==> flow/design.v <==
`timescale 1ns / 1ps
module display_controller(
	input clk,  
	input rst,
	output hSync, vSync,
	output reg bright,
	output reg[9:0] hCount, 
	output reg [9:0] vCount  
	);
	always @ (posedge clk, posedge rst)
		begin
		if (rst)
			begin
			hCount <= 0;
			vCount <= 0;
			end
		else if (hCount < 10'd799)
			begin
			hCount <= hCount + 1;
			end
		else if (vCount < 10'd524)
			begin
			hCount <= 0;
			vCount <= vCount + 1;
			end
		else
			begin
			hCount <= 0;
			vCount <= 0;
			end
		end
	assign hSync = (hCount < 96) ? 0:1;
	assign vSync = (vCount < 2) ? 0:1;
	always @(posedge clk, posedge rst)
		begin
		if (rst)
			bright <= 0;
		else if(hCount > 10'd143 && hCount < 10'd784 && vCount > 10'd34 && vCount < 10'd516)
			bright <= 1;
		else
			bright <= 0;
		end	
endmodule
`timescale 1ns / 1ps
module game_control(
	input clk,
	input en,  
	input bright,
	input rst,
	input up, input left, input right, input down,
	input [9:0] hCount, vCount,
	output reg [11:0] rgb,
	output reg [3:0] lives 
   );
	wire block_fill;
	wire block_white_fill_2;
	wire block_white_fill_3;
	wire block_white_fill_4;
	wire block_white_fill_5;
	wire block_white_fill_6;
	wire block_white_fill_7;
	wire block_white_fill_8;
	wire block_white_fill_9;
	wire block_white_fill_10;
	wire block_white_fill_11;
	wire block_red_fill_2;
	wire block_red_fill_3;
	wire block_red_fill_4;
	wire block_red_fill_5;
	wire block_red_fill_6;
	wire block_red_fill_7;
	wire block_red_fill_8;
	wire block_red_fill_9;
	wire block_red_fill_10;
	wire block_red_fill_11;
	wire block_blue_fill_2;
	wire block_blue_fill_3;
	wire block_blue_fill_4;
	wire block_blue_fill_5;
	wire block_blue_fill_6;
	wire block_blue_fill_7;
	wire block_blue_fill_8;
	wire block_blue_fill_9;
	wire block_blue_fill_10;
	wire block_blue_fill_11;
	wire ball_fill;
	wire start_screen;
	wire win_screen;
	wire lost_screen;
	reg [1:0] enablewhite2;
	reg [1:0] enablewhite3;
	reg [1:0] enablewhite4;
	reg [1:0] enablewhite5;
	reg [1:0] enablewhite6;
	reg [1:0] enablewhite7;
	reg [1:0] enablewhite8;
	reg [1:0] enablewhite9;
	reg [1:0] enablewhite10;
	reg [1:0] enablewhite11;
	reg [1:0] enablered2;
	reg [1:0] enablered3;
	reg [1:0] enablered4;
	reg [1:0] enablered5;
	reg [1:0] enablered6;
	reg [1:0] enablered7;
	reg [1:0] enablered8;
	reg [1:0] enablered9;
	reg [1:0] enablered10;
	reg [1:0] enablered11;
	reg [1:0] enableblue2;
	reg [1:0] enableblue3;
	reg [1:0] enableblue4;
	reg [1:0] enableblue5;
	reg [1:0] enableblue6;
	reg [1:0] enableblue7;
	reg [1:0] enableblue8;
	reg [1:0] enableblue9;
	reg [1:0] enableblue10;
	reg [1:0] enableblue11;
	reg reg_down;
	reg [9:0] xpos, ypos;
	reg [9:0] xpos2, ypos2;
	reg [1:0] move;
	reg [1:0] ydirection;
	reg [1:0] ydir_b, ydir_n;
	reg ydir_nset;
	reg [1:0] xdirection;
	reg [1:0] xspeed;
	parameter BLACK  = 12'b0000_0000_0000;
	parameter WHITE  = 12'b1111_1111_1111;
	parameter RED    = 12'b1111_0000_0000;
	parameter GREEN  = 12'b0000_1111_0000;
	parameter GREY   = 12'b0101_0101_0101;
	parameter YELLOW = 12'b1111_1111_0000;
	parameter CYAN   = 12'b0000_1111_1111;
	parameter BLUE   = 12'b0000_0000_1111;
	always@ (*) begin
		if(reg_down == 1)
			if(~bright )	 
				rgb = 12'b0000_0000_0000;
			else if (lives < 1 && lost_screen && !(enableblue2 == 0 && enableblue3 == 0 && enableblue4 == 0 && enableblue5 == 0 && enableblue6 == 0 && enableblue7 == 0 
			&& enableblue8 == 0 && enableblue9 == 0 && enableblue10 == 0 && enableblue11 == 0 && enablered2 == 0 && enablered3 == 0 && enablered4 == 0 
			&& enablered5 == 0 && enablered6 == 0 && enablered7 == 0 && enablered8 == 0 && enablered9 == 0 && enablered10 == 0 && enablered11 == 0 &&
			enablewhite2 == 0 && enablewhite3 == 0 && enablewhite4 == 0 && enablewhite5 == 0 && enablewhite6 == 0 && enablewhite7 == 0 && enablewhite8 == 0 && 
			enablewhite9 == 0 && enablewhite10 == 0 && enablewhite11 == 0))
				rgb = RED;
			else if (lives >= 1 && block_fill && !(enableblue2 == 0 && enableblue3 == 0 && enableblue4 == 0 && enableblue5 == 0 && enableblue6 == 0 && enableblue7 == 0 
			&& enableblue8 == 0 && enableblue9 == 0 && enableblue10 == 0 && enableblue11 == 0 && enablered2 == 0 && enablered3 == 0 && enablered4 == 0 
			&& enablered5 == 0 && enablered6 == 0 && enablered7 == 0 && enablered8 == 0 && enablered9 == 0 && enablered10 == 0 && enablered11 == 0 &&
			enablewhite2 == 0 && enablewhite3 == 0 && enablewhite4 == 0 && enablewhite5 == 0 && enablewhite6 == 0 && enablewhite7 == 0 && enablewhite8 == 0 && 
			enablewhite9 == 0 && enablewhite10 == 0 && enablewhite11 == 0)) 
				rgb = GREY; 
			else if (lives >= 1 && block_white_fill_2 || block_white_fill_3 || block_white_fill_4 || block_white_fill_5 || block_white_fill_6 || block_white_fill_7|| 
			block_white_fill_8 || block_white_fill_9 || block_white_fill_10 || block_white_fill_11) 
				rgb = WHITE; 
			else if (lives >= 1 && block_red_fill_2 || block_red_fill_3 || block_red_fill_4 || block_red_fill_5 || block_red_fill_6 || block_red_fill_7|| 
			block_red_fill_8 || block_red_fill_9 || block_red_fill_10 || block_red_fill_11)
				rgb = RED; 
			else if (lives >= 1 && block_blue_fill_2 || block_blue_fill_3 || block_blue_fill_4 || block_blue_fill_5 || block_blue_fill_6 || block_blue_fill_7|| 
			block_blue_fill_8 || block_blue_fill_9 || block_blue_fill_10 || block_blue_fill_11)
				rgb = BLUE;
			else if (lives >= 1 && ball_fill && !(enableblue2 == 0 && enableblue3 == 0 && enableblue4 == 0 && enableblue5 == 0 && enableblue6 == 0 && enableblue7 == 0 
			&& enableblue8 == 0 && enableblue9 == 0 && enableblue10 == 0 && enableblue11 == 0 && enablered2 == 0 && enablered3 == 0 && enablered4 == 0 
			&& enablered5 == 0 && enablered6 == 0 && enablered7 == 0 && enablered8 == 0 && enablered9 == 0 && enablered10 == 0 && enablered11 == 0 &&
			enablewhite2 == 0 && enablewhite3 == 0 && enablewhite4 == 0 && enablewhite5 == 0 && enablewhite6 == 0 && enablewhite7 == 0 && enablewhite8 == 0 && 
			enablewhite9 == 0 && enablewhite10 == 0 && enablewhite11 == 0))
				rgb = CYAN;
			else if(lives >= 1 && enableblue2 == 0 && enableblue3 == 0 && enableblue4 == 0 && enableblue5 == 0 && enableblue6 == 0 && enableblue7 == 0 
			&& enableblue8 == 0 && enableblue9 == 0 && enableblue10 == 0 && enableblue11 == 0 && enablered2 == 0 && enablered3 == 0 && enablered4 == 0 
			&& enablered5 == 0 && enablered6 == 0 && enablered7 == 0 && enablered8 == 0 && enablered9 == 0 && enablered10 == 0 && enablered11 == 0 &&
			enablewhite2 == 0 && enablewhite3 == 0 && enablewhite4 == 0 && enablewhite5 == 0 && enablewhite6 == 0 && enablewhite7 == 0 && enablewhite8 == 0 && 
			enablewhite9 == 0 && enablewhite10 == 0 && enablewhite11 == 0 && win_screen)
				rgb = GREEN;
			else	
				rgb= BLACK;	
		else
		  if(~bright )	 
		      rgb = 12'b0000_0000_0000;
		  else if (start_screen)
		      rgb = YELLOW;
		  else
		      rgb = BLACK;
	end
	assign block_fill= vCount>=(ypos-5) && vCount<=(ypos+5) && hCount>=(xpos-50) && hCount<=(xpos+50);
	assign start_screen = ((hCount>= 10'd148) && (hCount <= 10'd776)) && ((vCount >= 10'd40) && (vCount <= 10'd600));
	assign win_screen = ((hCount>= 10'd148) && (hCount <= 10'd776)) && ((vCount >= 10'd40) && (vCount <= 10'd600));
	assign lost_screen = ((hCount>= 10'd148) && (hCount <= 10'd776)) && ((vCount >= 10'd40) && (vCount <= 10'd600));
	assign block_white_fill_2= ((hCount>= 10'd148) && (hCount <= 10'd209)) && ((vCount >= 10'd40) && (vCount <= 10'd90) && (enablewhite2)) ? 1 : 0;
	assign block_white_fill_3= ((hCount>= 10'd211) && (hCount <= 10'd272)) && ((vCount >= 10'd40) && (vCount <= 10'd90) && (enablewhite3)) ? 1 : 0;
	assign block_white_fill_4= ((hCount>= 10'd274) && (hCount <= 10'd335)) && ((vCount >= 10'd40) && (vCount <= 10'd90) && (enablewhite4)) ? 1 : 0;
	assign block_white_fill_5= ((hCount>= 10'd337) && (hCount <= 10'd398)) && ((vCount >= 10'd40) && (vCount <= 10'd90) && (enablewhite5)) ? 1 : 0;
	assign block_white_fill_6= ((hCount>= 10'd400) && (hCount <= 10'd461)) && ((vCount >= 10'd40) && (vCount <= 10'd90) && (enablewhite6)) ? 1 : 0;
	assign block_white_fill_7= ((hCount>= 10'd463) && (hCount <= 10'd524)) && ((vCount >= 10'd40) && (vCount <= 10'd90) && (enablewhite7)) ? 1 : 0;
	assign block_white_fill_8= ((hCount>= 10'd526) && (hCount <= 10'd587)) && ((vCount >= 10'd40) && (vCount <= 10'd90) && (enablewhite8)) ? 1 : 0;
	assign block_white_fill_9= ((hCount>= 10'd589) && (hCount <= 10'd650)) && ((vCount >= 10'd40) && (vCount <= 10'd90) && (enablewhite9)) ? 1 : 0;
	assign block_white_fill_10= ((hCount>= 10'd652) && (hCount <= 10'd713)) && ((vCount >= 10'd40) && (vCount <= 10'd90) && (enablewhite10)) ? 1 : 0;
	assign block_white_fill_11= ((hCount>= 10'd715) && (hCount <= 10'd776)) && ((vCount >= 10'd40) && (vCount <= 10'd90) && (enablewhite11)) ? 1 : 0;
	assign block_red_fill_2= ((hCount>= 10'd148) && (hCount <= 10'd209)) && ((vCount >= 10'd91) && (vCount <= 10'd141) && (enablered2)) ? 1 : 0;
	assign block_red_fill_3= ((hCount>= 10'd211) && (hCount <= 10'd272)) && ((vCount >= 10'd91) && (vCount <= 10'd141) && (enablered3)) ? 1 : 0;
	assign block_red_fill_4= ((hCount>= 10'd274) && (hCount <= 10'd335)) && ((vCount >= 10'd91) && (vCount <= 10'd141) && (enablered4)) ? 1 : 0;
	assign block_red_fill_5= ((hCount>= 10'd337) && (hCount <= 10'd398)) && ((vCount >= 10'd91) && (vCount <= 10'd141) && (enablered5)) ? 1 : 0;
	assign block_red_fill_6= ((hCount>= 10'd400) && (hCount <= 10'd461)) && ((vCount >= 10'd91) && (vCount <= 10'd141) && (enablered6)) ? 1 : 0;
	assign block_red_fill_7= ((hCount>= 10'd463) && (hCount <= 10'd524)) && ((vCount >= 10'd91) && (vCount <= 10'd141) && (enablered7)) ? 1 : 0;
	assign block_red_fill_8= ((hCount>= 10'd526) && (hCount <= 10'd587)) && ((vCount >= 10'd91) && (vCount <= 10'd141) && (enablered8)) ? 1 : 0;
	assign block_red_fill_9= ((hCount>= 10'd589) && (hCount <= 10'd650)) && ((vCount >= 10'd91) && (vCount <= 10'd141) && (enablered9)) ? 1 : 0;
	assign block_red_fill_10= ((hCount>= 10'd652) && (hCount <= 10'd713)) && ((vCount >= 10'd91) && (vCount <= 10'd141) && (enablered10)) ? 1 : 0;
	assign block_red_fill_11= ((hCount>= 10'd715) && (hCount <= 10'd776)) && ((vCount >= 10'd91) && (vCount <= 10'd141) && (enablered11)) ? 1 : 0;
	assign block_blue_fill_2= ((hCount>= 10'd148) && (hCount <= 10'd209)) && ((vCount >= 10'd142) && (vCount <= 10'd192) && (enableblue2)) ? 1 : 0;
	assign block_blue_fill_3= ((hCount>= 10'd211) && (hCount <= 10'd272)) && ((vCount >= 10'd142) && (vCount <= 10'd192) && (enableblue3)) ? 1 : 0;
	assign block_blue_fill_4= ((hCount>= 10'd274) && (hCount <= 10'd335)) && ((vCount >= 10'd142) && (vCount <= 10'd192) && (enableblue4)) ? 1 : 0;
	assign block_blue_fill_5= ((hCount>= 10'd337) && (hCount <= 10'd398)) && ((vCount >= 10'd142) && (vCount <= 10'd192) && (enableblue5)) ? 1 : 0;
	assign block_blue_fill_6= ((hCount>= 10'd400) && (hCount <= 10'd461)) && ((vCount >= 10'd142) && (vCount <= 10'd192) && (enableblue6)) ? 1 : 0;
	assign block_blue_fill_7= ((hCount>= 10'd463) && (hCount <= 10'd524)) && ((vCount >= 10'd142) && (vCount <= 10'd192) && (enableblue7)) ? 1 : 0;
	assign block_blue_fill_8= ((hCount>= 10'd526) && (hCount <= 10'd587)) && ((vCount >= 10'd142) && (vCount <= 10'd192) && (enableblue8)) ? 1 : 0;
	assign block_blue_fill_9= ((hCount>= 10'd589) && (hCount <= 10'd650)) && ((vCount >= 10'd142) && (vCount <= 10'd192) && (enableblue9)) ? 1 : 0;
	assign block_blue_fill_10= ((hCount>= 10'd652) && (hCount <= 10'd713)) && ((vCount >= 10'd142) && (vCount <= 10'd192) && (enableblue10)) ? 1 : 0;
	assign block_blue_fill_11= ((hCount>= 10'd715) && (hCount <= 10'd776)) && ((vCount >= 10'd142) && (vCount <= 10'd192) && (enableblue11)) ? 1 : 0;
	assign ball_fill =  (vCount>=(ypos2) && vCount<=(ypos2) && hCount>=(xpos2-10) && hCount<=(xpos2+10) || 
	                     vCount>=(ypos2-1) && vCount<=(ypos2+1) && hCount>=(xpos2-10) && hCount<=(xpos2+10)||
						 vCount>=(ypos2-2) && vCount<=(ypos2+2) && hCount>=(xpos2-10) && hCount<=(xpos2+10)|| 
	                     vCount>=(ypos2-3) && vCount<=(ypos2+3) && hCount>=(xpos2-8) && hCount<=(xpos2+8)||
						 vCount>=(ypos2-4) && vCount<=(ypos2+4) && hCount>=(xpos2-8) && hCount<=(xpos2+8) ||
	                     vCount>=(ypos2-5) && vCount<=(ypos2+5) && hCount>=(xpos2-6) && hCount<=(xpos2+6) ||
						 vCount>=(ypos2-6) && vCount<=(ypos2+6) && hCount>=(xpos2-6) && hCount<=(xpos2+6) ||
	                     vCount>=(ypos2-7) && vCount<=(ypos2+7) && hCount>=(xpos2-4) && hCount<=(xpos2+4)||
						 vCount>=(ypos2-7) && vCount<=(ypos2+7) && hCount>=(xpos2-4) && hCount<=(xpos2+4)||
	                     vCount>=(ypos2-8) && vCount<=(ypos2+8) && hCount>=(xpos2-2) && hCount<=(xpos2+2) ||
	                     vCount>=(ypos2-9) && vCount<=(ypos2+9) && hCount>=(xpos2-1) && hCount<=(xpos2+1));
	always@ (posedge clk, posedge rst)
		begin
			if(rst)
			begin
				reg_down <= 0;
				move <= 0;
			end	
		    else if (en && down) 
				reg_down <= 1;
			else if(en && up && reg_down == 1)
				move <=1;
		end
	always@(posedge clk, posedge rst) 
	begin
		if(rst)
			begin 
				lives <= 3'd3;
				enablewhite2 <= 1;
				enablewhite3 <= 1;
				enablewhite4 <= 1;
				enablewhite5 <= 1;
				enablewhite6 <= 1;
				enablewhite7 <= 1;
				enablewhite8 <= 1;
				enablewhite9 <= 1;
				enablewhite10 <= 1;
				enablewhite11 <= 1;
				enablered2 <= 1;
				enablered3 <= 1;
				enablered4 <= 1;
				enablered5 <= 1;
				enablered6 <= 1;
				enablered7 <= 1;
				enablered8 <= 1;
				enablered9 <= 1;
				enablered10 <= 1;
				enablered11 <= 1;
				enableblue2 <= 1;
				enableblue3 <= 1;
				enableblue4 <= 1;
				enableblue5 <= 1;
				enableblue6 <= 1;
				enableblue7 <= 1;
				enableblue8 <= 1;
				enableblue9 <= 1;
				enableblue10 <= 1;
				enableblue11 <= 1;
				xpos <= 450;
				ypos <= 470;
				xpos2 <= 450;
				ypos2 <= 456;
				ydirection <= 1;
				xdirection <= 2;
				xspeed <= 0;
			end
		else if (en && reg_down == 1)
			begin
			ydir_b = ydirection;
			ydir_n = ydirection;
			ydir_nset = 1'b0;
			if ((ypos2 + 4 > 465) && (ypos2 + 4 < 467) && ydir_b == 0) 
				begin
					if ((xpos2 >= xpos - 50) && (xpos2 <= xpos + 50))
						begin ydir_n = 1; ydir_nset = 1'b1; end
					if ((xpos2 >= xpos - 1) && (xpos2 <= xpos + 1))
						begin
							xdirection <= 2;
							xspeed <= 0;
						end
					if ((xpos2 >= xpos - 50) && (xpos2 <= xpos -27))
						begin
							xdirection <= 0;
							xspeed <= 2;
						end
					if ((xpos2 >= xpos - 26) && (xpos2 <= xpos - 2))
						begin
							xdirection <= 0;
							xspeed <= 1;
						end
					if ((xpos2 >= xpos + 2) && (xpos2 <= xpos + 26))
						begin
							xdirection <= 1;
							xspeed <= 1;
						end
					if ((xpos2 >= xpos + 27) && (xpos2 <= xpos +50))
					begin
						xdirection <= 1;
						xspeed <= 2;
					end
			end
			begin
				if ((ypos2 - 4 <= 192))
					begin
						if ((xpos2 - 10 >= 148) && (xpos2 + 10 <= 210) && (enableblue2))
						begin
							enableblue2 <= 0;
							ydir_b = 0;
						end
						if ((xpos2 - 10 >= 211) && (xpos2 + 10 <= 273) && (enableblue3))
						begin
							enableblue3 <= 0;
							ydir_b = 0;
						end
						if ((xpos2 - 10 >= 274) && (xpos2 + 10 <= 336) && (enableblue4))
						begin
							enableblue4 <= 0;
							ydir_b = 0;
						end
						if ((xpos2 - 10 >= 337) && (xpos2 + 10 <= 399) && (enableblue5))
						begin
							enableblue5 <= 0;
							ydir_b = 0;
						end
						if ((xpos2 - 10 >= 400) && (xpos2 + 10 <= 462) && (enableblue6))
						begin
							enableblue6 <= 0;
							ydir_b = 0;
						end
						if ((xpos2 - 10 >= 461) && (xpos2 + 10 <= 525) && (enableblue7))
						begin
							enableblue7 <= 0;
							ydir_b = 0;
						end
						if ((xpos2 - 10 >= 526) && (xpos2 + 10 <= 588) && (enableblue8))
						begin
							enableblue8 <= 0;
							ydir_b = 0;
						end
						if ((xpos2 - 10 >= 589) && (xpos2 + 10 <= 651) && (enableblue9))
						begin
							enableblue9 <= 0;
							ydir_b = 0;
						end
						if ((xpos2 - 10 >= 652) && (xpos2 + 10 <= 714) && (enableblue10))
						begin
							enableblue10 <= 0;
							ydir_b = 0;
						end
						if ((xpos2 - 10 >= 715) && (xpos2 + 10 <= 778) && (enableblue11))
						begin
							enableblue11 <= 0;
							ydir_b = 0;
						end
					end
			end
			begin
				if ((ypos2 + 4 <= 146) && (ypos2 + 4 >= 142) && (ydir_b == 0))
					begin
						if ((xpos2 - 10 >= 148) && (xpos2 + 10 <= 210) && (enableblue2))
						begin
							enableblue2 <= 0;
							ydir_b = 1;
						end
						if ((xpos2 - 10 >= 211) && (xpos2 + 10 <= 273) && (enableblue3))
						begin
							enableblue3 <= 0;
							ydir_b = 1;
						end
						if ((xpos2 - 10 >= 274) && (xpos2 + 10 <= 336) && (enableblue4))
						begin
							enableblue4 <= 0;
							ydir_b = 1;
						end
						if ((xpos2 - 10 >= 337) && (xpos2 + 10 <= 399) && (enableblue5))
						begin
							enableblue5 <= 0;
							ydir_b = 1;
						end
						if ((xpos2 - 10 >= 400) && (xpos2 + 10 <= 462) && (enableblue6))
						begin
							enableblue6 <= 0;
							ydir_b = 1;
						end
						if ((xpos2 - 10 >= 463) && (xpos2 + 10 <= 525) && (enableblue7))
						begin
							enableblue7 <= 0;
							ydir_b = 1;
						end
						if ((xpos2 - 10 >= 526) && (xpos2 + 10 <= 588) && (enableblue8))
						begin
							enableblue8 <= 0;
							ydir_b = 1;
						end
						if ((xpos2 - 10 >= 589) && (xpos2 + 10 <= 651) && (enableblue9))
						begin
							enableblue9 <= 0;
							ydir_b = 1;
						end
						if ((xpos2 - 10 >= 652) && (xpos2 + 10 <= 714) && (enableblue10))
						begin
							enableblue10 <= 0;
							ydir_b = 1;
						end
						if ((xpos2 - 10 >= 715) && (xpos2 + 10 <= 776) && (enableblue11))
						begin
							enableblue11 <= 0;
							ydir_b = 1;
						end
					end
			end
			begin
				if ((ypos2 - 4 <= 192) && (ypos2 - 4 >= 142))
					begin
						if ((xpos2 - 10 >= 205) && (xpos2 - 10 <= 209) && (enableblue2))
						begin
							enableblue2 <= 0;
							xdirection <= 1;
						end
						if ((xpos2 + 10 >= 148) && (xpos2 + 10 <= 152) && (enableblue2))
						begin
							enableblue2 <= 0;
							xdirection <= 0;
						end
						if ((xpos2 - 10 >= 268) && (xpos2 - 10 <= 272) && (enableblue3))
						begin
							enableblue3 <= 0;
							xdirection <= 1;
						end
						if ((xpos2 + 10 >= 211) && (xpos2 + 10 <= 215) && (enableblue3))
						begin
							enableblue3 <= 0;
							xdirection <= 0;
						end
						if ((xpos2 - 10 >= 331) && (xpos2 - 10 <= 335) && (enableblue4))
						begin
							enableblue4 <= 0;
							xdirection <= 1;
						end
						if ((xpos2 + 10 >= 274) && (xpos2 + 10 <= 278) && (enableblue4))
						begin
							enableblue4 <= 0;
							xdirection <= 0;
						end
						if ((xpos2 - 10 >= 394) && (xpos2 - 10 <= 398) && (enableblue5))
						begin
							enableblue5 <= 0;
							xdirection <= 1;
						end
						if ((xpos2 + 10 >= 337) && (xpos2 + 10 <= 341) && (enableblue5))
						begin
							enableblue5 <= 0;
							xdirection <= 0;
						end
						if ((xpos2 - 10 >= 457) && (xpos2 - 10 <= 461) && (enableblue6))
						begin
							enableblue6 <= 0;
							xdirection <= 1;
						end
						if ((xpos2 + 10 >= 400) && (xpos2 + 10 <= 404) && (enableblue6))
						begin
							enableblue6 <= 0;
							xdirection <= 0;
						end
						if ((xpos2 - 10 >= 520) && (xpos2 - 10 <= 524) && (enableblue7))
						begin
							enableblue7 <= 0;
							xdirection <= 1;
						end
						if ((xpos2 + 10 >= 463) && (xpos2 + 10 <= 467) && (enableblue7))
						begin
							enableblue7 <= 0;
							xdirection <= 0;
						end
						if ((xpos2 - 10 >= 583) && (xpos2 - 10 <= 587) && (enableblue8))
						begin
							enableblue8 <= 0;
							xdirection <= 1;
						end
						if ((xpos2 + 10 >= 526) && (xpos2 + 10 <= 530) && (enableblue8))
						begin
							enableblue8 <= 0;
							xdirection <= 0;
						end
						if ((xpos2 - 10 >= 646) && (xpos2 - 10 <= 650) && (enableblue9))
						begin
							enableblue9 <= 0;
							xdirection <= 1;
						end
						if ((xpos2 + 10 >= 589) && (xpos2 + 10 <= 593) && (enableblue9))
						begin
							enableblue9 <= 0;
							xdirection <= 0;
						end
						if ((xpos2 - 10 >= 709) && (xpos2 - 10 <= 713) && (enableblue10))
						begin
							enableblue10 <= 0;
							xdirection <= 1;
						end
						if ((xpos2 + 10 >= 652) && (xpos2 + 10 <= 656) && (enableblue10))
						begin
							enableblue10 <= 0;
							xdirection <= 0;
						end
						if ((xpos2 - 10 >= 772) && (xpos2 - 10 <= 776) && (enableblue11))
						begin
							enableblue11 <= 0;
							xdirection <= 1;
						end
						if ((xpos2 + 10 >= 715) && (xpos2 + 10 <= 719) && (enableblue11))
						begin
							enableblue11 <= 0;
							xdirection <= 0;
						end
					end
			end
			begin
				if ((ypos2 - 4 <= 141))
					begin
						if ((xpos2 - 10 >= 148) && (xpos2 + 10 <= 210) && (enablered2))
						begin
							enablered2 <= 0;
							ydir_b = 0;
						end
						if ((xpos2 - 10 >= 211) && (xpos2 + 10 <= 273) && (enablered3))
						begin
							enablered3 <= 0;
							ydir_b = 0;
						end
						if ((xpos2 - 10 >= 274) && (xpos2 + 10 <= 336) && (enablered4))
						begin
							enablered4 <= 0;
							ydir_b = 0;
						end
						if ((xpos2 - 10 >= 337) && (xpos2 + 10 <= 399) && (enablered5))
						begin
							enablered5 <= 0;
							ydir_b = 0;
						end
						if ((xpos2 - 10 >= 400) && (xpos2 + 10 <= 462) && (enablered6))
						begin
							enablered6 <= 0;
							ydir_b = 0;
						end
						if ((xpos2 - 10 >= 463) && (xpos2 + 10 <= 525) && (enablered7))
						begin
							enablered7 <= 0;
							ydir_b = 0;
						end
						if ((xpos2 - 10 >= 526) && (xpos2 + 10 <= 588) && (enablered8))
						begin
							enablered8 <= 0;
							ydir_b = 0;
						end
						if ((xpos2 - 10 >= 589) && (xpos2 + 10 <= 651) && (enablered9))
						begin
							enablered9 <= 0;
							ydir_b = 0;
						end
						if ((xpos2 - 10 >= 652) && (xpos2 + 10 <= 714) && (enablered10))
						begin
							enablered10 <= 0;
							ydir_b = 0;
						end
						if ((xpos2 - 10 >= 715) && (xpos2 + 10 <= 778) && (enablered11))
						begin
							enablered11 <= 0;
							ydir_b = 0;
						end
					end
			end	
			begin
				if ((ypos2 + 4 <= 92) && ydir_b == 0)
					begin
						if ((xpos2 - 10 >= 148) && (xpos2 + 10 <= 210) && (enablered2))
						begin
							enablered2 <= 0;
							ydir_b = 1;
						end
						if ((xpos2 - 10 >= 211) && (xpos2 + 10 <= 273) && (enablered3))
						begin
							enablered3 <= 0;
							ydir_b = 1;
						end
						if ((xpos2 - 10 >= 274) && (xpos2 + 10 <= 336) && (enablered4))
						begin
							enablered4 <= 0;
							ydir_b = 1;
						end
						if ((xpos2 - 10 >= 337) && (xpos2 + 10 <= 399) && (enablered5))
						begin
							enablered5 <= 0;
							ydir_b = 1;
						end
						if ((xpos2 - 10 >= 400) && (xpos2 + 10 <= 462) && (enablered6))
						begin
							enablered6 <= 0;
							ydir_b = 1;
						end
						if ((xpos2 - 10 >= 463) && (xpos2 + 10 <= 525) && (enablered7))
						begin
							enablered7 <= 0;
							ydir_b = 1;
						end
						if ((xpos2 - 10 >= 526) && (xpos2 + 10 <= 588) && (enablered8))
						begin
							enablered8 <= 0;
							ydir_b = 1;
						end
						if ((xpos2 - 10 >= 589) && (xpos2 + 10 <= 651) && (enablered9))
						begin
							enablered9 <= 0;
							ydir_b = 1;
						end
						if ((xpos2 - 10 >= 652) && (xpos2 + 10 <= 714) && (enablered10))
						begin
							enablered10 <= 0;
							ydir_b = 1;
						end
						if ((xpos2 - 10 >= 715) && (xpos2 + 10 <= 778) && (enablered11))
						begin
							enablered11 <= 0;
							ydir_b = 1;
						end
					end
			end	
			begin
				if ((ypos2 - 4 <= 141) && (ypos2 - 4 >= 91))
					begin
						if ((xpos2 - 10 >= 205) && (xpos2 - 10 <= 209) && (enablered2))
						begin
							enablered2 <= 0;
							xdirection <= 1;
						end
						if ((xpos2 + 10 >= 148) && (xpos2 + 10 <= 152) && (enablered2))
						begin
							enablered2 <= 0;
							xdirection <= 0;
						end
						if ((xpos2 - 10 >= 268) && (xpos2 - 10 <= 272) && (enablered3))
						begin
							enablered3 <= 0;
							xdirection <= 1;
						end
						if ((xpos2 + 10 >= 211) && (xpos2 + 10 <= 215) && (enablered3))
						begin
							enablered3 <= 0;
							xdirection <= 0;
						end
						if ((xpos2 - 10 >= 331) && (xpos2 - 10 <= 335) && (enablered4))
						begin
							enablered4 <= 0;
							xdirection <= 1;
						end
						if ((xpos2 + 10 >= 274) && (xpos2 + 10 <= 278) && (enablered4))
						begin
							enablered4 <= 0;
							xdirection <= 0;
						end
						if ((xpos2 - 10 >= 394) && (xpos2 - 10 <= 398) && (enablered5))
						begin
							enablered5 <= 0;
							xdirection <= 1;
						end
						if ((xpos2 + 10 >= 337) && (xpos2 + 10 <= 341) && (enablered5))
						begin
							enablered5 <= 0;
							xdirection <= 0;
						end
						if ((xpos2 - 10 >= 457) && (xpos2 - 10 <= 461) && (enablered6))
						begin
							enablered6 <= 0;
							xdirection <= 1;
						end
						if ((xpos2 + 10 >= 400) && (xpos2 + 10 <= 404) && (enablered6))
						begin
							enablered6 <= 0;
							xdirection <= 0;
						end
						if ((xpos2 - 10 >= 520) && (xpos2 - 10 <= 524) && (enablered7))
						begin
							enablered7 <= 0;
							xdirection <= 1;
						end
						if ((xpos2 + 10 >= 463) && (xpos2 + 10 <= 467) && (enablered7))
						begin
							enablered7 <= 0;
							xdirection <= 0;
						end
						if ((xpos2 - 10 >= 583) && (xpos2 - 10 <= 587) && (enablered8))
						begin
							enablered8 <= 0;
							xdirection <= 1;
						end
						if ((xpos2 + 10 >= 526) && (xpos2 + 10 <= 530) && (enablered8))
						begin
							enablered8 <= 0;
							xdirection <= 0;
						end
						if ((xpos2 - 10 >= 646) && (xpos2 - 10 <= 650) && (enablered9))
						begin
							enablered9 <= 0;
							xdirection <= 1;
						end
						if ((xpos2 + 10 >= 589) && (xpos2 + 10 <= 593) && (enablered9))
						begin
							enablered9 <= 0;
							xdirection <= 0;
						end
						if ((xpos2 - 10 >= 709) && (xpos2 - 10 <= 713) && (enablered10))
						begin
							enablered10 <= 0;
							xdirection <= 1;
						end
						if ((xpos2 + 10 >= 652) && (xpos2 + 10 <= 656) && (enablered10))
						begin
							enablered10 <= 0;
							xdirection <= 0;
						end
						if ((xpos2 - 10 >= 772) && (xpos2 - 10 <= 776) && (enablered11))
						begin
							enablered11 <= 0;
							xdirection <= 1;
						end
						if ((xpos2 + 10 >= 715) && (xpos2 + 10 <= 719) && (enablered11))
						begin
							enablered11 <= 0;
							xdirection <= 0;
						end
					end
			end
			begin
				if ((ypos2 - 4 <= 90))
					begin
						if ((xpos2 - 10 >= 148) && (xpos2 + 10 <= 210) && (enablewhite2))
						begin
							enablewhite2 <= 0;
							ydir_b = 0;
						end
						if ((xpos2 - 10 >= 211) && (xpos2 + 10 <= 273) && (enablewhite3))
						begin
							enablewhite3 <= 0;
							ydir_b = 0;
						end
						if ((xpos2 - 10 >= 274) && (xpos2 + 10 <= 336) && (enablewhite4))
						begin
							enablewhite4 <= 0;
							ydir_b = 0;
						end
						if ((xpos2 - 10 >= 337) && (xpos2 + 10 <= 399) && (enablewhite5))
						begin
							enablewhite5 <= 0;
							ydir_b = 0;
						end
						if ((xpos2 - 10 >= 400) && (xpos2 + 10 <= 462) && (enablewhite6))
						begin
							enablewhite6 <= 0;
							ydir_b = 0;
						end
						if ((xpos2 - 10 >= 463) && (xpos2 + 10 <= 525) && (enablewhite7))
						begin
							enablewhite7 <= 0;
							ydir_b = 0;
						end
						if ((xpos2 - 10 >= 526) && (xpos2 + 10 <= 588) && (enablewhite8))
						begin
							enablewhite8 <= 0;
							ydir_b = 0;
						end
						if ((xpos2 - 10 >= 589) && (xpos2 + 10 <= 651) && (enablewhite9))
						begin
							enablewhite9 <= 0;
							ydir_b = 0;
						end
						if ((xpos2 - 10 >= 652) && (xpos2 + 10 <= 714) && (enablewhite10))
						begin
							enablewhite10 <= 0;
							ydir_b = 0;
						end
						if ((xpos2 - 10 >= 715) && (xpos2 + 10 <= 778) && (enablewhite11))
						begin
							enablewhite11 <= 0;
							ydir_b = 0;
						end
					end
			end
			begin
				if ((ypos2 - 4 <= 90) && (ypos2 - 4 >= 40))
					begin
						if ((xpos2 - 10 >= 205) && (xpos2 - 10 <= 209) && (enablewhite2))
						begin
							enablewhite2 <= 0;
							xdirection <= 1;
						end
						if ((xpos2 + 10 >= 148) && (xpos2 + 10 <= 152) && (enablewhite2))
						begin
							enablewhite2 <= 0;
							xdirection <= 0;
						end
						if ((xpos2 - 10 >= 268) && (xpos2 - 10 <= 272) && (enablewhite3))
						begin
							enablewhite3 <= 0;
							xdirection <= 1;
						end
						if ((xpos2 + 10 >= 211) && (xpos2 + 10 <= 215) && (enablewhite3))
						begin
							enablewhite3 <= 0;
							xdirection <= 0;
						end
						if ((xpos2 - 10 >= 331) && (xpos2 - 10 <= 335) && (enablewhite4))
						begin
							enablewhite4 <= 0;
							xdirection <= 1;
						end
						if ((xpos2 + 10 >= 274) && (xpos2 + 10 <= 278) && (enablewhite4))
						begin
							enablewhite4 <= 0;
							xdirection <= 0;
						end
						if ((xpos2 - 10 >= 394) && (xpos2 - 10 <= 398) && (enablewhite5))
						begin
							enablewhite5 <= 0;
							xdirection <= 1;
						end
						if ((xpos2 + 10 >= 337) && (xpos2 + 10 <= 341) && (enablewhite5))
						begin
							enablewhite5 <= 0;
							xdirection <= 0;
						end
						if ((xpos2 - 10 >= 457) && (xpos2 - 10 <= 461) && (enablewhite6))
						begin
							enablewhite6 <= 0;
							xdirection <= 1;
						end
						if ((xpos2 + 10 >= 400) && (xpos2 + 10 <= 404) && (enablewhite6))
						begin
							enablewhite6 <= 0;
							xdirection <= 0;
						end
						if ((xpos2 - 10 >= 520) && (xpos2 - 10 <= 524) && (enablewhite7))
						begin
							enablewhite7 <= 0;
							xdirection <= 1;
						end
						if ((xpos2 + 10 >= 463) && (xpos2 + 10 <= 467) && (enablewhite7))
						begin
							enablewhite7 <= 0;
							xdirection <= 0;
						end
						if ((xpos2 - 10 >= 583) && (xpos2 - 10 <= 587) && (enablewhite8))
						begin
							enablewhite8 <= 0;
							xdirection <= 1;
						end
						if ((xpos2 + 10 >= 526) && (xpos2 + 10 <= 530) && (enablewhite8))
						begin
							enablewhite8 <= 0;
							xdirection <= 0;
						end
						if ((xpos2 - 10 >= 646) && (xpos2 - 10 <= 650) && (enablewhite9))
						begin
							enablewhite9 <= 0;
							xdirection <= 1;
						end
						if ((xpos2 + 10 >= 589) && (xpos2 + 10 <= 593) && (enablewhite9))
						begin
							enablewhite9 <= 0;
							xdirection <= 0;
						end
						if ((xpos2 - 10 >= 709) && (xpos2 - 10 <= 713) && (enablewhite10))
						begin
							enablewhite10 <= 0;
							xdirection <= 1;
						end
						if ((xpos2 + 10 >= 652) && (xpos2 + 10 <= 656) && (enablewhite10))
						begin
							enablewhite10 <= 0;
							xdirection <= 0;
						end
						if ((xpos2 - 10 >= 772) && (xpos2 - 10 <= 776) && (enablewhite11))
						begin
							enablewhite11 <= 0;
							xdirection <= 1;
						end
						if ((xpos2 + 10 >= 715) && (xpos2 + 10 <= 719) && (enablewhite11))
						begin
							enablewhite11 <= 0;
							xdirection <= 0;
						end
					end
			end
		if ((ypos2 - 4 <= 41) && (ydir_b)) 
			begin ydir_n = 0; ydir_nset = 1'b1; end
		if ((xpos2 - 5 <= 147) && (xdirection == 0)) 
			xdirection <= 1;
		if ((xpos2 + 5 >= 777) && (xdirection == 1)) 
			xdirection <= 0;
		if(move && ypos2 <= 475)
			begin
				if (ydir_b == 1)
					ypos2 <= ypos2 - 2;
				else if (ydir_b == 0)
					ypos2 <= ypos2 + 2;
				else if (ydir_b == 2)
					ypos2 <= ypos2 - 1;
				if (xdirection == 0)
				begin
					if (xspeed == 2)
					begin
						if( xpos2 - 4 >= 148)
							xpos2 <= xpos2 - 4;
					end
					else if (xspeed == 1)
					begin
						if( xpos2 - 2 >= 148)
							xpos2 <= xpos2 - 2;
					end
				end
				else if (xdirection == 1)
				begin
					if (xspeed == 2)
					begin
						if( xpos2 + 4 <= 776)
							xpos2 <= xpos2 + 4;
					end
					else if (xspeed == 1)
					begin
						if( xpos2 + 2 <= 776)
							xpos2 <= xpos2 + 2;
					end
				end
				else if (xdirection == 2)
				begin
					xpos2 <= xpos2;
				end
			end
		else if (ypos2 >= 471)
			begin 
				lives <= lives - 3'd1;
				if (ypos2 >= 472)
					begin
						xpos <= 450;
						ypos <= 470;
						xpos2 <= 450;
						ypos2 <= 456;
						begin ydir_n = 1; ydir_nset = 1'b1; end
						xdirection <= 2;
					end
			end
		if(right) 
			begin
				xpos<=xpos+4;  
				if(xpos>=730)  
					xpos<=730;
			end
		else if(left) 
			begin
				xpos<=xpos-4;
				if(xpos<=200)
					xpos<=200;
			end
			ydirection <= ydir_nset ? ydir_n : ydir_b;
		end
	end
endmodule
module display_lives(
	input clk,
	input[3:0] displayNumber,
	output reg [3:0] anode,
	output reg [6:0] ssdOut	
    );
	reg [20:0] refresh;
	reg [3:0] LEDNumber;
	wire [1:0] LEDCounter;
	always @ (posedge clk)
	begin
		refresh <= refresh + 21'd1;
	end
	assign LEDCounter = refresh[20:19];
	always @ (*)
	 begin
		begin
			anode = 4'b1110;
			LEDNumber = displayNumber;
		end	
	end
	always @ (*)
    begin
        case (LEDNumber)
        4'd0: ssdOut = 7'b0000001;     
        4'd1: ssdOut = 7'b1001111; 
        4'd2: ssdOut = 7'b0010010; 
        4'd3: ssdOut = 7'b0000110;  
        default: ssdOut = 7'b0000110; 
        endcase
    end
endmodule
`timescale 1ns / 1ps
module vga_top(
	input ClkPort,
	input BtnC,
	input BtnU,
	input BtnD,
	input BtnR,
	input BtnL,
	input MoveTick,  
	output hSync, vSync,
	output [3:0] vgaR, vgaG, vgaB,
	output An0, An1, An2, An3, An4, An5, An6, An7,
	output Ca, Cb, Cc, Cd, Ce, Cf, Cg, Dp,
	output MemOE, MemWR, RamCS, QuadSpiFlashCS
	);
	wire Reset;
	assign Reset=BtnC;
	wire bright;
	wire[9:0] hc, vc;
	wire[3:0] lives;
	wire [6:0] ssdOut;
	wire [3:0] anode;
	wire [11:0] rgb;
	display_controller dc(.clk(ClkPort), .rst(Reset), .hSync(hSync), .vSync(vSync), .bright(bright), .hCount(hc), .vCount(vc));
	game_control sc(.clk(ClkPort), .en(MoveTick), .bright(bright), .rst(BtnC), .up(BtnU), .down(BtnD),.left(BtnL),.right(BtnR),.hCount(hc), .vCount(vc), .rgb(rgb), .lives(lives));
	display_lives cnt(.clk(ClkPort), .displayNumber(lives), .anode(anode), .ssdOut(ssdOut));
	assign vgaR = rgb[11 : 8];
	assign vgaG = rgb[7  : 4];
	assign vgaB = rgb[3  : 0];
	assign {MemOE, MemWR, RamCS, QuadSpiFlashCS} = 4'b1111;
	assign {An7, An6, An5, An4, An3, An2, An1, An0} = {4'b1111, anode};
	assign {Ca, Cb, Cc, Cd, Ce, Cf, Cg} = ssdOut[6 : 0];
	assign Dp = 1'b1;  
endmodule
Lab notebook: vga_top

From RTL to reports: vga_top
Tool output for the design above before and after an edit, in the order of the flow.
Lines under "before" count in the file above, lines under "after" in the edited file.
"change": "after" minus "before" as printed here.
Cell names lack the library's common part.
A cell with - has no value.
- design top: vga_top
- clock: ClkPort
- standard-cell library: sky130hd
- library corner: tt_025C_1v80

Diff
Unified diff, file above to edited file.
The edit is scripted: it alters the design's behaviour and was not made to optimise anything.
begin of diff
@@ -360,5 +360,5 @@
 							ydir_b = 0;
 						end
-						if ((xpos2 - 10 >= 652) && (xpos2 + 10 <= 714) && (enableblue10))
+						if ((xpos2 - 10 < 652) && (xpos2 + 10 <= 714) && (enableblue10))
 						begin
 							enableblue10 <= 0;
end of diff

Word level
Source: Yosys, flattened and elaborated, memories not mapped. Widths are those after wreduce. Registers that Yosys merges into a memory's read port (data or address) are not register bits. Print and check cells do not count. Equal cells are merged and count once.
- word-level totals (item ; before ; after ; change):
    output and inout bits ; 34 ; 34 ; 0
    word-level cells ; 1099 ; 1102 ; +3
    input bits ; 7 ; 7 ; 0
    bits in registers ; 123 ; 123 ; 0
- cells by class (item ; before ; after ; change):
    reduce/logical cells ; 412 ; 414 ; +2
    mux-type cells ; 412 ; 412 ; 0
    equal/unequal tests ; 16 ; 16 ; 0
    magnitude comparators ; 168 ; 169 ; +1
    $add $sub $neg ; 47 ; 47 ; 0
    bitwise logic cells ; 2 ; 2 ; 0
- operators with widths (kind ; before ; after ; change):
    logical AND 1 bit ; 203 ; 204 ; +1
    logical AND 1 x 2 -> 1 bit ; 123 ; 124 ; +1
    less-than comparator 32 x 10 -> 1 bit (second input constant) ; 0 ; 1 ; +1
    two-way mux 2 bit ; 334 ; 334 ; 0
    two-way mux 1 bit ; 40 ; 40 ; 0
    logical OR 1 bit ; 37 ; 37 ; 0
    logical NOT 2 bit ; 35 ; 35 ; 0
    two-way mux 10 bit ; 26 ; 26 ; 0
    >= comparator 10 x 32 -> 1 bit ; 21 ; 21 ; 0
    <= comparator 10 x 32 -> 1 bit ; 21 ; 21 ; 0
    <= comparator 32 x 10 -> 1 bit (second input constant) ; 17 ; 17 ; 0
    >= comparator 32 x 10 -> 1 bit (second input constant) ; 14 ; 14 ; 0
    >= comparator 32 x 9 -> 1 bit (second input constant) ; 13 ; 13 ; 0
    <= comparator 32 x 9 -> 1 bit (second input constant) ; 12 ; 12 ; 0
    two-way mux 12 bit ; 10 ; 10 ; 0
    >= comparator 32 x 8 -> 1 bit (second input constant) ; 9 ; 9 ; 0
    <= comparator 32 x 8 -> 1 bit (second input constant) ; 8 ; 8 ; 0
    adder 10 x 3 -> 11 bit (second input constant) ; 7 ; 7 ; 0
    >= comparator 10 x 9 -> 1 bit (second input constant) ; 7 ; 7 ; 0
    subtractor 10 x 3 -> 11 bit (second input constant) ; 7 ; 7 ; 0
    <= comparator 10 bit (second input constant) ; 6 ; 6 ; 0
    <= comparator 10 x 9 -> 1 bit (second input constant) ; 6 ; 6 ; 0
    >= comparator 10 bit (second input constant) ; 5 ; 5 ; 0
    != test 4 bit (second input constant) ; 5 ; 5 ; 0
    adder 10 x 2 -> 11 bit (second input constant) ; 4 ; 4 ; 0
    adder 10 x 4 -> 11 bit (second input constant) ; 4 ; 4 ; 0
    <= comparator 10 x 8 -> 1 bit (second input constant) ; 4 ; 4 ; 0
    less-than comparator 10 bit (second input constant) ; 4 ; 4 ; 0
The list need not be complete.

Depth
Depth = most cells in a row (Yosys ltp): at word level without a register or memory, in the mapped netlist without a sequential cell, where the memories' decode and read muxes count.
- depth (item ; before ; after ; change):
    word-level depth ; 77 ; 77 ; 0
    ABC_AREA ; 0 ; 0 ; -
    depth in mapped cells ; 22 ; 21 ; -1
    depth with buffers taken out ; 21 ; 20 ; -1

After synthesis
The flow's flattened synthesis, as Yosys stat reports it; memories are mapped. The netlist is that of the ABC_AREA named above (0 if unset); the other value can give another one.
- synthesis totals (item ; before ; after ; change):
    flip-flop cells ; 120 ; 120 ; 0
    mapped area (mm2) ; 0.0229145 ; 0.0239104 ; +0.0009959
    buffer cells ; 156 ; 171 ; +15
    cells in the netlist ; 3012 ; 3131 ; +119
    sequential area (mm2) ; 0.0030592 ; 0.0030592 ; 0.0000000
- cells by type (cell ; before ; after ; change):
    nor2_1 ; 265 ; 290 ; +25
    a21o_1 ; 93 ; 71 ; -22
    o21a_1 ; 41 ; 61 ; +20
    nand2b_1 ; 27 ; 47 ; +20
    nand4_1 ; 62 ; 79 ; +17
    o21ai_0 ; 158 ; 174 ; +16
    inv_1 ; 90 ; 106 ; +16
    or2_2 ; 30 ; 15 ; -15
    a22oi_1 ; 23 ; 9 ; -14
    o221ai_1 ; 10 ; 24 ; +14
    nand2_1 ; 281 ; 268 ; -13
    nor4_1 ; 51 ; 38 ; -13
    and2_1 ; 63 ; 52 ; -11
    o22ai_1 ; 31 ; 42 ; +11
    o2111ai_1 ; 8 ; 19 ; +11
    buf_2 ; 14 ; 24 ; +10
    a21oi_1 ; 200 ; 192 ; -8
    nor3_1 ; 76 ; 84 ; +8
The list need not be complete.
By module: a second synthesis without flattening, with its own total; a netlist apart from the flattened one above.
- second synthesis, totals (item ; before ; after ; change):
    cells (unflattened synthesis) ; 2980 ; 3018 ; +38
    area total of the unflattened synthesis (mm2) ; 0.0228857 ; 0.0228394 ; -0.0000463
Each row is one instance without its submodules.
- modules, before (module ; cells ; instances ; sequential area (mm2) ; area (mm2)):
    game_control ; 2834 ; 1 ; 0.0025337 ; 0.0215619
    display_controller ; 123 ; 1 ; 0.0005255 ; 0.0011624
    display_lives ; 13 ; 1 ; 0 ; 0.0000901
    vga_top ; 10 ; 1 ; 0 ; 0.0000713
- modules, after (module ; cells ; instances ; sequential area (mm2) ; area (mm2)):
    game_control ; 2872 ; 1 ; 0.0025337 ; 0.0215156
    display_controller ; 123 ; 1 ; 0.0005255 ; 0.0011624
    display_lives ; 13 ; 1 ; 0 ; 0.0000901
    vga_top ; 10 ; 1 ; 0 ; 0.0000713

Path before layout
OpenSTA on the mapped netlist: ideal clock, no wires. The path of least setup slack (recovery checks aside). Input and output delay are each 20% of the period. Register names are those of the netlist, which keeps one name where synthesis merged equal registers.
- path post-synthesis (item ; before ; after ; change):
    path type ; register to output ; register to output ; -
    start point ; register sc.xpos2[2] ; register sc.ypos2[4] ; -
    end point ; output vgaG[2] ; output vgaB[2] ; -
    buffers on the path ; 4 ; 5 ; +1
    clock period (ps) ; 12000 ; 12000 ; 0
    data required time (ps) ; 9600 ; 9600 ; 0
    output delay (ps) ; 2400 ; 2400 ; 0
    slack (ps) ; 5129 ; 5308 ; +179
    data arrival time (ps) ; 4471 ; 4292 ; -179
    time at the first pin (ps) ; 0 ; 0 ; 0
    path delay (ps) ; 4471 ; 4292 ; -179
    stages on the path ; 21 ; 20 ; -1
    synthesis period reached (ps) ; 6871 ; 6692 ; -179
"path delay" = arrival - input delay + setup time.
At an output port there is no setup time.
"stages on the path": output pins that drive a net of the path, with the launching flip-flop's if there is one; two outputs of one cell count as two.
"synthesis period reached" is the clock period less the worst setup slack; recovery checks do not enter. This is arithmetic on one report: input and output delays are still those of the set period (20% each).
The rows between start and end are the longest chain of elaborated cells between them; the timing report does not say that the signal goes this way. Where chains are equally long, one stands for them.
A line is the first line of the expression or statement that the cell stems from. Yosys adds cells for indexed reads and writes and turns some case tables into memories.
At most two assigning lines are given for a register; there are more.
Between the ends, post-synthesis, before:
- path through: dfrtp_1 -> clkbuf_1 -> inv_1 -> ha_1 -> clkbuf_1 -> clkbuf_1 -> inv_1 -> ha_1 -> a21oi_1 -> o21bai_1 -> a21o_1 -> a21o_1 -> a21oi_1 -> nor2b_1 -> o21ai_0 -> a21oi_1 -> o32a_1 -> a21o_1 -> and3_1 -> a22oi_1 -> buf_4
- cells in the longest elaborated chain at 24
- elaborated cells between the ends (all ways) at 64
- those cells by class: 12 x add/sub; 12 x compare; 8 x mux; 32 x reduce/logical
- ends and longest elaborated chain, post-synthesis, before (item ; line ; RTL):
    from (decl) ; 122 ; reg [9:0] xpos2, ypos2;
    from (assign) ; 928 ; xpos2 <= xpos2 - 4;
    from (assign) ; 933 ; xpos2 <= xpos2 - 2;
    subtractor 10 x 4 -> 11 bit ; 218 ; assign ball_fill = (vCount>=(ypos2) && vCount<=(ypos2) && hCount>=(xpos2-10) && hCount<=(xpos2+10) ||
    >= comparator 10 x 32 -> 1 bit ; 218 ;
    logical AND 1 bit x2 ; 218 ;
    logical OR 1 bit x10 ; 218 ;
    logical AND 1 bit x2 ; 162 ; else if (lives >= 1 && ball_fill && !(enableblue2 == 0 && enableblue3 == 0 && enableblue4 == 0 && enableblue5 ...
    two-way mux 12 bit ; 162 ;
    two-way mux 12 bit ; 159 ; else if (lives >= 1 && block_blue_fill_2 || block_blue_fill_3 || block_blue_fill_4 || block_blue_fill_5 || blo ...
    two-way mux 12 bit ; 156 ; else if (lives >= 1 && block_red_fill_2 || block_red_fill_3 || block_red_fill_4 || block_red_fill_5 || block_r ...
    two-way mux 12 bit ; 153 ; else if (lives >= 1 && block_white_fill_2 || block_white_fill_3 || block_white_fill_4 || block_white_fill_5 || ...
    two-way mux 12 bit ; 147 ; else if (lives >= 1 && block_fill && !(enableblue2 == 0 && enableblue3 == 0 && enableblue4 == 0 && enableblue5 ...
    two-way mux 12 bit ; 141 ; else if (lives < 1 && lost_screen && !(enableblue2 == 0 && enableblue3 == 0 && enableblue4 == 0 && enableblue5 ...
    two-way mux 12 bit ; 139 ; if(~bright )
    two-way mux 12 bit ; 138 ; if(reg_down == 1)
    to (decl) ; 1025 ; output [3:0] vgaR, vgaG, vgaB,
Nets of the timed path that keep an RTL name, with a line that drives or declares them; the list need not be complete.
- named nets, post-synthesis, before (net ; line):
    vgaG[0] ; 138
Between the ends, post-synthesis, after:
- path through: dfrtp_1 -> clkbuf_1 -> buf_1 -> buf_1 -> inv_1 -> ha_1 -> buf_2 -> nor2b_1 -> xnor2_1 -> ha_1 -> o21a_1 -> o21ai_0 -> a21oi_1 -> o21a_1 -> o22a_1 -> o2111ai_1 -> nand4_1 -> a21boi_0 -> o21ai_0 -> buf_4
- cells in the longest elaborated chain at 25
- elaborated cells between the ends (all ways) at 88
- those cells by class: 18 x add/sub; 20 x compare; 8 x mux; 42 x reduce/logical
- ends and longest elaborated chain, post-synthesis, after (item ; line ; RTL):
    from (decl) ; 122 ; reg [9:0] xpos2, ypos2;
    from (assign) ; 918 ; ypos2 <= ypos2 - 2;
    from (assign) ; 920 ; ypos2 <= ypos2 + 2;
    subtractor 10 x 1 -> 11 bit ; 219 ; vCount>=(ypos2-1) && vCount<=(ypos2+1) && hCount>=(xpos2-10) && hCount<=(xpos2+10)||
    >= comparator 10 x 32 -> 1 bit ; 219 ;
    logical AND 1 bit x3 ; 219 ;
    logical OR 1 bit x10 ; 218 ; assign ball_fill = (vCount>=(ypos2) && vCount<=(ypos2) && hCount>=(xpos2-10) && hCount<=(xpos2+10) ||
    logical AND 1 bit x2 ; 162 ; else if (lives >= 1 && ball_fill && !(enableblue2 == 0 && enableblue3 == 0 && enableblue4 == 0 && enableblue5 ...
    two-way mux 12 bit ; 162 ;
    two-way mux 12 bit ; 159 ; else if (lives >= 1 && block_blue_fill_2 || block_blue_fill_3 || block_blue_fill_4 || block_blue_fill_5 || blo ...
    two-way mux 12 bit ; 156 ; else if (lives >= 1 && block_red_fill_2 || block_red_fill_3 || block_red_fill_4 || block_red_fill_5 || block_r ...
    two-way mux 12 bit ; 153 ; else if (lives >= 1 && block_white_fill_2 || block_white_fill_3 || block_white_fill_4 || block_white_fill_5 || ...
    two-way mux 12 bit ; 147 ; else if (lives >= 1 && block_fill && !(enableblue2 == 0 && enableblue3 == 0 && enableblue4 == 0 && enableblue5 ...
    two-way mux 12 bit ; 141 ; else if (lives < 1 && lost_screen && !(enableblue2 == 0 && enableblue3 == 0 && enableblue4 == 0 && enableblue5 ...
    two-way mux 12 bit ; 139 ; if(~bright )
    two-way mux 12 bit ; 138 ; if(reg_down == 1)
    to (decl) ; 1025 ; output [3:0] vgaR, vgaG, vgaB,
- named nets, post-synthesis, after (net ; line):
    vgaB[0] ; 138

Timing after layout
From the final timing report of the runs of set A: the path of least setup slack in the routed layout; clock arrival at registers is part of the times.
The path's times are printed in steps of 10 ps; the period is the one set.
- path post-layout (item ; before ; after ; change):
    path type ; register to output ; register to output ; -
    start point ; register sc.xpos2[1] ; register sc.xpos2[1] ; -
    end point ; output vgaB[0] ; output vgaB[0] ; -
    clock period (ps) ; 12000 ; 12000 ; 0
    slack (ps) ; 2640 ; 2540 ; -100
    output delay (ps) ; 2400 ; 2400 ; 0
    buffers on the path ; 1 ; 1 ; 0
    stages on the path ; 17 ; 16 ; -1
    data required time (ps) ; 9600 ; 9600 ; 0
    data arrival time (ps) ; 6960 ; 7060 ; +100
    time at the first pin (ps) ; 480 ; 500 ; +20
The rows between start and end are the longest chain of elaborated cells between them; the timing report does not say that the signal goes this way. Where chains are equally long, one stands for them.
At most two assigning lines are given for a register; there are more.
Between the ends, post-layout, before:
- path through: dfstp_2 -> inv_1 -> ha_1 -> ha_1 -> a21o_1 -> a21o_1 -> a21o_1 -> a21o_1 -> a21o_1 -> a2111oi_0 -> nor3_1 -> and4_1 -> a2111oi_2 -> a21oi_1 -> o21ai_0 -> a31oi_1 -> clkdlybuf4s50_1
- cells in the longest elaborated chain at 24
- elaborated cells between the ends (all ways) at 64
- those cells by class: 12 x add/sub; 12 x compare; 8 x mux; 32 x reduce/logical
- ends and longest elaborated chain, post-layout, before (item ; line ; RTL):
    from (decl) ; 122 ; reg [9:0] xpos2, ypos2;
    from (assign) ; 928 ; xpos2 <= xpos2 - 4;
    from (assign) ; 933 ; xpos2 <= xpos2 - 2;
    subtractor 10 x 4 -> 11 bit ; 218 ; assign ball_fill = (vCount>=(ypos2) && vCount<=(ypos2) && hCount>=(xpos2-10) && hCount<=(xpos2+10) ||
    >= comparator 10 x 32 -> 1 bit ; 218 ;
    logical AND 1 bit x2 ; 218 ;
    logical OR 1 bit x10 ; 218 ;
    logical AND 1 bit x2 ; 162 ; else if (lives >= 1 && ball_fill && !(enableblue2 == 0 && enableblue3 == 0 && enableblue4 == 0 && enableblue5 ...
    two-way mux 12 bit ; 162 ;
    two-way mux 12 bit ; 159 ; else if (lives >= 1 && block_blue_fill_2 || block_blue_fill_3 || block_blue_fill_4 || block_blue_fill_5 || blo ...
    two-way mux 12 bit ; 156 ; else if (lives >= 1 && block_red_fill_2 || block_red_fill_3 || block_red_fill_4 || block_red_fill_5 || block_r ...
    two-way mux 12 bit ; 153 ; else if (lives >= 1 && block_white_fill_2 || block_white_fill_3 || block_white_fill_4 || block_white_fill_5 || ...
    two-way mux 12 bit ; 147 ; else if (lives >= 1 && block_fill && !(enableblue2 == 0 && enableblue3 == 0 && enableblue4 == 0 && enableblue5 ...
    two-way mux 12 bit ; 141 ; else if (lives < 1 && lost_screen && !(enableblue2 == 0 && enableblue3 == 0 && enableblue4 == 0 && enableblue5 ...
    two-way mux 12 bit ; 139 ; if(~bright )
    two-way mux 12 bit ; 138 ; if(reg_down == 1)
    to (decl) ; 1025 ; output [3:0] vgaR, vgaG, vgaB,
Between the ends, post-layout, after:
- path through: dfstp_2 -> clkinv_1 -> ha_1 -> nand2b_1 -> a21oi_1 -> nor2_1 -> ha_1 -> a21o_1 -> maj3_1 -> a311oi_1 -> a21oi_1 -> o211ai_1 -> nand4_1 -> a21boi_0 -> o21ai_0 -> clkdlybuf4s50_1
- cells in the longest elaborated chain at 24
- elaborated cells between the ends (all ways) at 64
- those cells by class: 12 x add/sub; 12 x compare; 8 x mux; 32 x reduce/logical
- ends and longest elaborated chain, post-layout, after (item ; line ; RTL):
    from (decl) ; 122 ; reg [9:0] xpos2, ypos2;
    from (assign) ; 928 ; xpos2 <= xpos2 - 4;
    from (assign) ; 933 ; xpos2 <= xpos2 - 2;
    subtractor 10 x 4 -> 11 bit ; 218 ; assign ball_fill = (vCount>=(ypos2) && vCount<=(ypos2) && hCount>=(xpos2-10) && hCount<=(xpos2+10) ||
    >= comparator 10 x 32 -> 1 bit ; 218 ;
    logical AND 1 bit x2 ; 218 ;
    logical OR 1 bit x10 ; 218 ;
    logical AND 1 bit x2 ; 162 ; else if (lives >= 1 && ball_fill && !(enableblue2 == 0 && enableblue3 == 0 && enableblue4 == 0 && enableblue5 ...
    two-way mux 12 bit ; 162 ;
    two-way mux 12 bit ; 159 ; else if (lives >= 1 && block_blue_fill_2 || block_blue_fill_3 || block_blue_fill_4 || block_blue_fill_5 || blo ...
    two-way mux 12 bit ; 156 ; else if (lives >= 1 && block_red_fill_2 || block_red_fill_3 || block_red_fill_4 || block_red_fill_5 || block_r ...
    two-way mux 12 bit ; 153 ; else if (lives >= 1 && block_white_fill_2 || block_white_fill_3 || block_white_fill_4 || block_white_fill_5 || ...
    two-way mux 12 bit ; 147 ; else if (lives >= 1 && block_fill && !(enableblue2 == 0 && enableblue3 == 0 && enableblue4 == 0 && enableblue5 ...
    two-way mux 12 bit ; 141 ; else if (lives < 1 && lost_screen && !(enableblue2 == 0 && enableblue3 == 0 && enableblue4 == 0 && enableblue5 ...
    two-way mux 12 bit ; 139 ; if(~bright )
    two-way mux 12 bit ; 138 ; if(reg_down == 1)
    to (decl) ; 1025 ; output [3:0] vgaR, vgaG, vgaB,

Flow runs
Runs of the flow (Yosys, OpenROAD) on both versions; the two runs of a pair have the same settings. The constraints put input and output delay at 20% of the set period each and load the outputs with 0.01 pF.
Flow settings, set A:
- CORE_UTILIZATION at 40
- noted PLACE_DENSITY: 0.6
- noted period_ns: 12.0
- CAP_MARGIN: 20
- CORE_MARGIN: 2
- SLEW_MARGIN at 20
- final reports, set A (item ; before ; after ; change):
    die outline area (mm2) ; 0.0592168 ; 0.0617473 ; +0.0025305
    worst hold slack in the final report (ps) ; 462 ; 445 ; -17
    post-route utilization (%) ; 43.1 ; 43.2 ; +0.1
    setup slack of the critical path (ps) ; 2644 ; 2540 ; -104
    power consumption (uW) ; 4411 ; 4979 ; +568
    total negative setup slack (ps) ; 0 ; 0 ; 0
    area of the standard cells in the finished layout (mm2) ; 0.0243696 ; 0.0254719 ; +0.0011023
    mapped cell area after synthesis (mm2) ; 0.0229145 ; 0.0239104 ; +0.0009959
    period reached (ps) ; 9356 ; 9460 ; +104
Flow settings, set B:
- noted ABC_AREA: 1
- CAP_MARGIN: 35
- CORE_UTILIZATION at 62
- noted CTS_CLUSTER_DIAMETER: 171
- GPL_ROUTABILITY_DRIVEN at 0
- noted PLACE_DENSITY_LB_ADDON: 0.21
- SETUP_SLACK_MARGIN at 1.76
- noted period_ns: 9.61
- CORE_MARGIN: 2
- SLEW_MARGIN at 20
- final reports, set B (item ; before ; after ; change):
    die outline area (mm2) ; 0.0428035 ; 0.0415671 ; -0.0012364
    worst hold slack in the final report (ps) ; 439 ; 442 ; +3
    post-route utilization (%) ; 66.0 ; 66.1 ; +0.1
    setup slack of the critical path (ps) ; 1853 ; 2006 ; +153
    power consumption (uW) ; 9243 ; 8189 ; -1054
    total negative setup slack (ps) ; 0 ; 0 ; 0
    area of the standard cells in the finished layout (mm2) ; 0.0268733 ; 0.0261613 ; -0.0007120
    mapped cell area after synthesis (mm2) ; 0.025522 ; 0.02477 ; -0.000752
    period reached (ps) ; 7757 ; 7604 ; -153
By "period reached" is meant the clock period of the run minus its worst setup slack. This is arithmetic on one report: input and output delays are still those of the set period (20% each).
"power consumption" is the tool's figure for a default switching activity; nothing was simulated.
